==> flow/design.v <==
module router_fsm(input clock, resetn, pkt_valid, parity_done, soft_reset_0, soft_reset_1, soft_reset_2,
                        fifo_full, low_pkt_valid, fifo_empty_0, fifo_empty_1, fifo_empty_2,
                  input [1:0] data_in,
                  output busy, detect_add, ld_state, laf_state, full_state, write_enb_reg, rst_int_reg, lfd_state);
parameter Decode_Address = 3'b000, 
          Load_First_Data = 3'b001,
          Wait_Till_Empty = 3'b010,
          Load_Data = 3'b011,
          Check_Parity_Error = 3'b100,
          Load_Parity = 3'b101,
          Fifo_Full_State = 3'b110,
          Load_After_Full = 3'b111;
reg [2:0] state, next_state;
always @(posedge clock) begin
    if (!resetn) state <= Decode_Address;
    else if((soft_reset_0 && (data_in[1:0] == 0)) | (soft_reset_1 && (data_in[1:0] == 1)) | (soft_reset_2 && (data_in[1:0] == 2))) state <= Decode_Address;
    else state <= next_state; 
end
always @(*) begin
    case(state)
    Decode_Address : begin  
        if(pkt_valid & (data_in[1:0] == 0 & fifo_empty_0 | data_in[1:0] == 1 & fifo_empty_1 | data_in[1:0] == 2 & fifo_empty_2))
        begin
            next_state = Load_First_Data;
        end
        else if(pkt_valid & (data_in[1:0] == 0 & !fifo_empty_0 | data_in[1:0] == 1 & !fifo_empty_1 | data_in[1:0] == 2 & !fifo_empty_2))
        begin
            next_state = Wait_Till_Empty;
        end
        else next_state = Decode_Address;
    end
    Load_First_Data : next_state = Load_Data;  
    Wait_Till_Empty : begin  
        if( (fifo_empty_0 && (data_in[1:0] == 0)) || (fifo_empty_1 && (data_in[1:0] == 1)) || (fifo_empty_2 && (data_in[1:0] == 2)) ) begin
            next_state = Load_First_Data;
        end
        else next_state = Wait_Till_Empty;
    end
    Load_Data : begin  
        if(fifo_full) next_state = Fifo_Full_State;
        else if (!fifo_full & !pkt_valid) next_state = Load_Parity;
        else next_state = Load_Data;
    end
    Fifo_Full_State : begin  
        if(!fifo_full) next_state = Load_After_Full;
        else next_state = Fifo_Full_State;
    end
    Load_Parity : next_state = Check_Parity_Error;  
    Check_Parity_Error : begin  
        if(fifo_full) next_state= Fifo_Full_State;
        else next_state = Decode_Address;
    end
    Load_After_Full : begin  
        if (parity_done) next_state = Decode_Address;
        else if(low_pkt_valid) next_state = Load_Parity;
        else next_state = Load_Data;
    end
    endcase
end
assign detect_add = (state == Decode_Address);
assign lfd_state = (state == Load_First_Data);
assign busy = (state == Load_First_Data) || (state == Load_Parity) || (state == Fifo_Full_State) || (state == Load_After_Full) || (state == Wait_Till_Empty) || (state == Check_Parity_Error);
assign ld_state = (state == Load_Data)||(state == Load_Parity) ;
assign write_enb_reg = (state == Load_First_Data)|(state == Load_Data)||(state == Load_Parity);
assign full_state = (state == Fifo_Full_State);
assign laf_state = (state == Load_After_Full);  
assign rst_int_reg = (state == Check_Parity_Error);
endmodule
module router_reg(input clock, resetn, pkt_valid, fifo_full, rst_int_reg, detect_add, 
                        ld_state, laf_state, full_state, lfd_state, 
                  output reg parity_done, low_pkt_valid, err, 
                  input [7:0] data_in, output reg [7:0] dout);
reg [7:0] a,c,d,e;
reg [8:0] b [31:0];
reg [4:0] count_b,count_a ;
always@(posedge clock) begin
    if(!resetn) begin
        dout <= 8'd0;
        parity_done <= 1'b0;
        low_pkt_valid <= 1'b0;
        err <= 1'b0;
        count_b <= 0;
        count_a <= 0;
        c <= 8'd0;
        d <= 8'd0;
    end
    else begin
    parity_done <= ((ld_state & !fifo_full & !pkt_valid) | (laf_state & low_pkt_valid & !parity_done)) & !detect_add;
    low_pkt_valid <= (ld_state & !pkt_valid);
        if(pkt_valid) begin
            if(detect_add) begin
                dout <= data_in;
                c <= data_in;
            end
            else if(ld_state||lfd_state) begin
                if(full_state) begin
                    b[count_b] <= data_in;
                    count_b <= count_b + 1;
                end
                else if(!full_state) begin
                    if(laf_state) begin
                        dout <= b[count_a];
                        count_a <= count_a + 1;
                    end
                    else begin
                        c <= c^data_in;
                        dout <= data_in;
                    end
                end 
            end 
        end
        else begin
            d <= data_in;
            dout <= data_in;
        end
    end
err <= (c==d) ? 0 : 1 ;
end
endmodule
module router_sync(input detect_add, write_enb_reg, clock, resetn, 
                         read_enb_0, read_enb_1, read_enb_2,
                         empty_0, empty_1, empty_2, 
                         full_0, full_1, full_2, 
                   input [1:0] data_in,
                   output reg vld_out_0, vld_out_1, vld_out_2,
                   output reg soft_reset_0, soft_reset_1, soft_reset_2, 
                   output reg fifo_full,
                   output reg [2:0] write_enb);
reg [1:0] q;
reg [4:0] count0,count1,count2;
always@(posedge clock)begin
    if(detect_add) q <= data_in;
end
always@(*)begin
    vld_out_0 <= !empty_0;
    vld_out_1 <= !empty_1;
    vld_out_2 <= !empty_2;
    case(q)
    2'b00 : begin
            fifo_full = full_0;
            write_enb = {2'b00, write_enb_reg};
            end 
    2'b01 : begin
            fifo_full = full_1;
            write_enb = {1'b0, write_enb_reg,1'b0};
            end
    2'b10 : begin
            fifo_full = full_2;
            write_enb = {write_enb_reg, 2'b00};
            end
    default : begin
                fifo_full = 0;
                write_enb = 3'd0;
    end
    endcase
end
always@(posedge clock) begin
    if(!resetn)begin
        count0<=5'd0;
        count1<=5'd0;
        count2<=5'd0;
        soft_reset_0 <= 1'b0;
        soft_reset_1 <= 1'b0;
        soft_reset_2 <= 1'b0;
    end
    else begin
        soft_reset_0 <= 1'b0;
        soft_reset_1 <= 1'b0;
        soft_reset_2 <= 1'b0;
        if (vld_out_0 && !read_enb_0) begin
            if (count0 == 5'b11101) begin
                soft_reset_0 <= 1'b1;
                count0 <= 5'd0;
            end
            else count0 <= count0 + 1'b1;
        end
        else count0 <= 5'd0;
        if (vld_out_1 && !read_enb_1) begin
            if (count1 == 5'b11101) begin
                soft_reset_1 <= 1'b1;
                count1 <= 5'd0;
            end
            else count1 <= count1 + 1'b1;
        end
        else count1 <= 5'd0;
        if (vld_out_2 && !read_enb_2) begin
            if (count2 == 5'b11101) begin
                soft_reset_2 <= 1'b1;
                count2 <= 5'd0;
            end
            else count2 <= count2 + 1'b1;
        end
        else count2 <= 5'd0;
    end
end
endmodule
module router_fifo(input clock, resetn, write_enb, read_enb, soft_reset, lfd_state,
                   input [7:0] data_in, output full, empty, output [7:0] data_out);
reg [8:0] mem [0:15];
reg [3:0] rd_pointer, wr_pointer;
reg [8:0] packet_out;
wire [8:0]packet;
reg [6:0] length;
reg [4:0] status_count;
assign empty = (status_count == 0 ) ? 1'b1 : 1'b0 ;
assign full = (status_count == 5'd16) ? 1'b1 : 1'b0 ;
assign packet[7:0] = data_in[7:0];
assign packet[8] = lfd_state;
assign data_out = resetn ?  packet_out[7:0] : 8'd0;
always@(posedge clock) begin
    if(!resetn || soft_reset) status_count <= 5'd0;
    else if(full == 1'b0 && write_enb & empty == 1'b0 && read_enb) status_count <= status_count;
    else if (full == 1'b0 && write_enb) status_count <= status_count + 1'b1;
    else if(empty == 1'b0 && read_enb ) status_count <= status_count - 1'b1;
    else status_count <= status_count;
end
always@(posedge clock) begin
    if(!resetn || soft_reset) begin  
        wr_pointer <= 4'd0;
    end
    else if(full == 1'b0 && write_enb) begin  
            mem[wr_pointer[3:0]] <= packet;
            wr_pointer <= wr_pointer + 1'b1;
    end
end
always@(posedge clock) begin
    if(!resetn || soft_reset) begin  
        rd_pointer <= 4'd0;
        packet_out <= 9'd0;
    end
    else begin 
        if(empty == 1'b0 && read_enb ) begin  
                packet_out <= mem[rd_pointer[3:0]];
                rd_pointer <= rd_pointer + 1'b1;
        end
        if (length == 0 && (empty || !mem[rd_pointer[3:0]][8])) packet_out <= 9'd0;
    end
end
always@(posedge clock)begin
    if (!resetn || soft_reset) begin
        length <= 0;
    end
    else if(empty == 1'b0 && read_enb ) begin
        if(mem[rd_pointer[3:0]][8])begin
                length <= mem[rd_pointer[3:0]][7:2] + 1'b1;
        end
        else if (length != 0)  begin
                length <= length - 1'b1;
        end
    end
end
endmodule
module router_top(input clock, resetn, read_enb_0, read_enb_1, read_enb_2, pkt_valid,
                  input [7:0] data_in, output [7:0] data_out_0, data_out_1, data_out_2,
                  output valid_out_0, valid_out_1, valid_out_2, error, busy);
wire parity_done,detect_add;
wire ld_state, laf_state, full_state, write_enb_reg, rst_int_reg, lfd_state;
wire [2:0] fifo_empty, full,w_enb, write_enb, soft_reset_temp;
wire fifo_full,low_pkt_valid,soft_reset_0,soft_reset_1,soft_reset_2;
wire [7:0] dout;
wire read_enb_temp[2:0];
wire [7:0] data_out_temp[2:0];
assign soft_reset_temp[0] = soft_reset_0;
assign soft_reset_temp[1] = soft_reset_1;
assign soft_reset_temp[2] = soft_reset_2;
assign read_enb_temp[0] = read_enb_0;
assign read_enb_temp[1] = read_enb_1;
assign read_enb_temp[2] = read_enb_2;
assign data_out_0 = data_out_temp[0];
assign data_out_1 = data_out_temp[1];
assign data_out_2 = data_out_temp[2];
router_fsm dut1(.clock(clock),
                .resetn(resetn),
                .pkt_valid(pkt_valid),
                .parity_done(parity_done),
                .soft_reset_0(soft_reset_0),
                .soft_reset_1(soft_reset_1),
                .soft_reset_2(soft_reset_2),
                .fifo_full(fifo_full),
                .low_pkt_valid(low_pkt_valid),
                .fifo_empty_0(fifo_empty[0]),
                .fifo_empty_1(fifo_empty[1]),
                .fifo_empty_2(fifo_empty[2]),
                .data_in(data_in[1:0]),
                .busy(busy),
                .detect_add(detect_add),
                .ld_state(ld_state),
                .laf_state(laf_state),
                .full_state(full_state),
                .write_enb_reg(write_enb_reg),
                .rst_int_reg(rst_int_reg),
                .lfd_state(lfd_state));
router_reg dut2(.clock(clock),
                .resetn(resetn),
                .pkt_valid(pkt_valid),
                .fifo_full(fifo_full),
                .detect_add(detect_add),
                .ld_state(ld_state),
                .laf_state(laf_state),
                .full_state(full_state),
                .rst_int_reg(rst_int_reg),
                .lfd_state(lfd_state),
                .parity_done(parity_done),
                .low_pkt_valid(low_pkt_valid),
                .err(error),
                .data_in(data_in),
                .dout(dout));
router_sync dut3(.clock(clock),
                .resetn(resetn),
                .detect_add(detect_add),
                .read_enb_0(read_enb_0),
                .read_enb_1(read_enb_1),
                .read_enb_2(read_enb_2),
                .write_enb_reg(write_enb_reg),
                .empty_0(fifo_empty[0]),
                .empty_1(fifo_empty[1]),
                .empty_2(fifo_empty[2]),
                .full_0(full[0]),
                .full_1(full[1]),
                .full_2(full[2]),
                .data_in(data_in[1:0]),
                .vld_out_0(valid_out_0),
                .vld_out_1(valid_out_1),
                .vld_out_2(valid_out_2),
                .soft_reset_0(soft_reset_0),
                .soft_reset_1(soft_reset_1),
                .soft_reset_2(soft_reset_2),
                .fifo_full(fifo_full),
                .write_enb(w_enb));
genvar x;
generate for (x= 0 ; x<3 ; x = x+1)
begin:fifo
	router_fifo f(.clock(clock),
                  .resetn(resetn), 
                  .soft_reset(soft_reset_temp[x]),
	              .lfd_state(lfd_state),
                  .write_enb(w_enb[x]),
                  .data_in(dout), 
                  .read_enb(read_enb_temp[x]),
	              .full(full[x]), 
                  .empty(fifo_empty[x]), 
                  .data_out(data_out_temp[x]));
end
endgenerate	
endmodule
# == From RTL to reports: router_top ==
# What the tools print for router_top, step after step.
# Lines are those of the file above, counted from 1.
# Operators: Yosys type, input widths -> output width; for muxes data width and select width s.
# Cell names lack the library's common part.
# Not given: --
# design
top_module,router_top
clock_port,clock
cell_library,sky130hd
lib_corner,tt_025C_1v80

# == Elaborated design ==
# Yosys after proc, flatten, opt, wreduce and memory -nomap, before mapping. Print and check cells are not counted. Equal cells are merged and count once.
# Memory sizes are those after Yosys's memory passes, which may raise the word count (mostly to a power of two), join words into wider ones and drop unused or constant bits.
# bits
latchBits,0
regBits,144
romBits,0
output_inout_bits,29
inputBits,14
clocked_rd_ports_x_width,36
ramBits,720
n_memories,4
# memory_table
name,size,width,read_ports,write_ports,line,source
dut2.b,32,9,1,1,74,reg [8:0] b [31:0];
fifo[0].f.mem,16,9,1,1,199,reg [8:0] mem [0:15];
fifo[1].f.mem,16,9,1,1,199,
fifo[2].f.mem,16,9,1,1,199,
# op_classes
cmp,0
muxes,87
n_div,0
add_sub_neg,23
multipliers,0
reduce_logical,93
equal,22
shifts,0
n_logic,42
# ops
op,count
$mux 9,11
$mux 8,12
$mux 5,13
$mux 4,12
$mux 7,6
$add 5x1->5 const B,8
$eq 5x5->1 const B,6
$logic_and 1x1->1,24
$add 4x1->4 const B,6
$pmux 3 s8,1
$mux 1,22
$add 6x1->7 const B,3
$sub 7x1->7 const B,3
$logic_not 7->1,3
$reduce_bool 7->1,3
$reduce_and 2->1,10
$and 1x1->1,18
$mux 3,6
$logic_or 1x1->1,16
$not 1->1,15
$sub 5x1->5 const B,3
$logic_not 5->1,3
$logic_not 1->1,14
$reduce_bool 2->1,7
$eq 3x3->1 const B,4
$reduce_or 3->1,3
$pmux 3 s3,1
$or 1x1->1,8
# Other operator kinds: 16; their cells: 26.

# == Longest topological paths ==
# Longest topological path by Yosys (ltp), each cell counted once; first at word level (registers and memories cut), then after technology mapping (sequential cells cut; the memories' decode and read muxes count).
# depth
word_depth,10
ABC_AREA,0
ltp_mapped,11
depth_no_buf,10

# == After synthesis ==
# The flow's flattened synthesis, as Yosys stat reports it; memories are mapped. The netlist is that of the ABC_AREA named above (0 if unset); the other value can give another one.
# synth_totals
seq_area_mm2,0.024003
buffers,85
ff_cells,854
area_mm2,0.0343967
cells,2048
# types
cell,count,type_area_um2
edfxtp_1,690,2.07E+04
mux4_2,178,4.01E+03
dfxtp_1,164,3.28E+03
nor2_1,189,709.43
mux4_1,22,578.054
ha_1,44,550.528
nand2_1,139,521.75
xor2_1,41,359.094
mux2i_1,31,310.298
a21oi_1,61,305.293
and2_1,47,294.032
xnor2_1,31,271.51
a22oi_1,32,240.23
inv_1,48,180.173
nand3_1,36,180.173
o21ai_0,32,160.154
clkbuf_1,42,157.651
buf_2,25,125.12
# Other cell types: 48; their cells: 196.
# By module: a second synthesis without flattening, with its own total; a netlist apart from the flattened one above.
# unflattened
hier_cells,2185
hier_area_mm2,0.0347583
# Each row is one instance without its submodules.
# by_module
mod,n_cells,mod_area_mm2,n_inst
router_fifo,432,0.0071331,3
router_reg,762,0.0121479,1
router_sync,84,0.0008095,1
router_fsm,43,0.0004016,1
router_top,0,0,1

# == Worst setup path after synthesis ==
# OpenSTA on the mapped netlist: ideal clock, no wires. The path of least setup slack (recovery checks aside). Input and output delay are each 20% of the period. Register names are those of the netlist, which keeps one name where synthesis merged equal registers.
# synth_timing
path_type,reg2reg
start,register dut1.state
end,register fifo[0].f.status_count[4]
slack_ns,1.413
setup_time_ns,0.128
t_first_pin_ns,0.000
arrival_time_ns,3.460
delay_ns,3.588
period_ns,5.0
path_stages,12
synth_period_reached_ns,3.587
# "delay_ns" is the arrival time less input delay plus setup time.
# "path_stages": output pins that drive a net of the path, with the launching flip-flop's if there is one; two outputs of one cell count as two.
# "synth_period_reached_ns" is the clock period less the worst setup slack; recovery checks do not enter. This is arithmetic on one report: input and output delays are still those of the set period (20% each).
# Where an end lacks its bit number, it is one bit of the signal, or one of the new flip-flops if synthesis recoded a state register.
# Between the ends stands the longest chain of elaborated cells between them, by number of cells; it is not shown to be the way that was timed. Of several equally long chains one is given.
# Each line given opens the expression or statement behind the cell; cells for indexed reads and writes are added by Yosys, which also makes memories of some case tables.
# A register here has more assigning lines than the two given.
# synth_via
path_cell_list,dfxtp_1 -> nor3_1 -> a2111oi_1 -> clkbuf_1 -> inv_1 -> ha_1 -> nor2b_1 -> o21ai_0 -> nor4b_1 -> a21oi_1 -> xnor2_1 -> nor2_1
elab_chain_cells,9
cells_between,14
# synth_rtl
item,line,source
from (decl),13,"reg [2:0] state, next_state;"
from (assign),15,if (!resetn) state <= Decode_Address;
from (assign),16,else if((soft_reset_0 && (data_in[1:0] == 0)) | (soft_reset_1 && (data_in[1:0] == 1)) | (soft_reset_2 && (data ...
$eq 3x1->1,64,assign write_enb_reg = (state == Load_First_Data)|(state == Load_Data)||(state == Load_Parity);
$or 1x1->1,64,
$logic_or 1x1->1,64,
$pmux 3 s3,138,case(q)
$and 1x1->1,212,else if(full == 1'b0 && write_enb & empty == 1'b0 && read_enb) status_count <= status_count;
$logic_and 1x1->1 x2,212,
$not 1->1,--,
$reduce_and 2->1,--,
to (assign),212,
to (assign),213,else if (full == 1'b0 && write_enb) status_count <= status_count + 1'b1;
to (decl),204,reg [4:0] status_count;

# == Worst path after layout ==
# From the final timing report of run 2: the path of least setup slack in the routed layout; clock arrival at registers is part of the times.
# layout_timing
path_type,in2reg
start,input port pkt_valid
end,memory dut2.b[28][2]
period_ns,5.0
setup_time_ns,0.37
path_stages,6
arrival_time_ns,4.20
t_first_pin_ns,1.00
slack_ns,1.09
# Between the ends stands the longest chain of elaborated cells between them, by number of cells; it is not shown to be the way that was timed. Of several equally long chains one is given.
# The path ends at the enable pin of a flip-flop; only ways to that pin are counted.
# layout_via
path_cell_list,clkdlybuf4s50_1 -> nor2b_1 -> nand2_1 -> nor2_1 -> nand3_1 -> nor2_1
elab_chain_cells,2
cells_between,4
cone_lines,2
# layout_rtl
item,line,source
from (decl),253,"module router_top(input clock, resetn, read_enb_0, read_enb_1, read_enb_2, pkt_valid,"
$mux 5,90,if(pkt_valid) begin
$mux 5,77,if(!resetn) begin
to (decl),74,reg [8:0] b [31:0];

# Top module router_top; platform sky130hd; tools Yosys and OpenROAD; 3 stored runs in no particular order. Input and output delays are each 20% of the period that was set; the output load is 0.01 pF.
# "period_reached_ns" = clock period - worst setup slack. The figure is calculated, with input and output delays left at 20% of the set period.
# "worst_setup_path_time_ns": the worst setup path's part of the clock period (all of it between registers, 20% less for each end at a port) less its slack. A launch clock that arrives late makes it longer, a capture clock that arrives late makes it shorter.
# "power_uw": no workload was simulated; the value follows from the tool's default switching activity.
# Settings: n/a = not set for that run.
# Results: n/a = not shown.
run name,CAP_MARGIN,CELL_PAD_IN_SITES_DETAIL_PLACEMENT,CORE_ASPECT_RATIO,CORE_MARGIN,CORE_UTILIZATION,CTS_CLUSTER_SIZE,GPL_TIMING_DRIVEN,HOLD_SLACK_MARGIN,MAX_ROUTING_LAYER,MIN_ROUTING_LAYER,PLACE_DENSITY,TNS_END_PERCENT,period_ns,SLEW_MARGIN,hold_worst_slack_ns,setupTns_ns,worst_setup_path_time_ns,critical_path_type,design.die.area_mm2,power_uw,worst_setup_slack_ns,period_reached_ns,yosys.chip_area_mm2,finalUtil_pct,stdcell_area_mm2
run 1,0,2,1.35,10,72,21,1,-0.07,met4,met2,0.68,5,5.75,20,n/a,n/a,n/a,n/a,n/a,n/a,n/a,n/a,n/a,n/a,n/a
run 2,20,2,n/a,2,40,38,n/a,n/a,n/a,n/a,n/a,n/a,5.0,20,0.457,0.000,2.91,in2reg,0.0883546,19202,1.094,3.906,0.0343967,46.1,0.0392714
run 3,35,2,1.35,10,72,21,1,-0.07,met4,met2,0.68,50,3.27,20,n/a,n/a,n/a,n/a,n/a,n/a,n/a,n/a,n/a,n/a,n/a
# Run 1: did not finish, placement stopped with DPL-0033
# Run 3: did not finish, placement stopped with a tool error
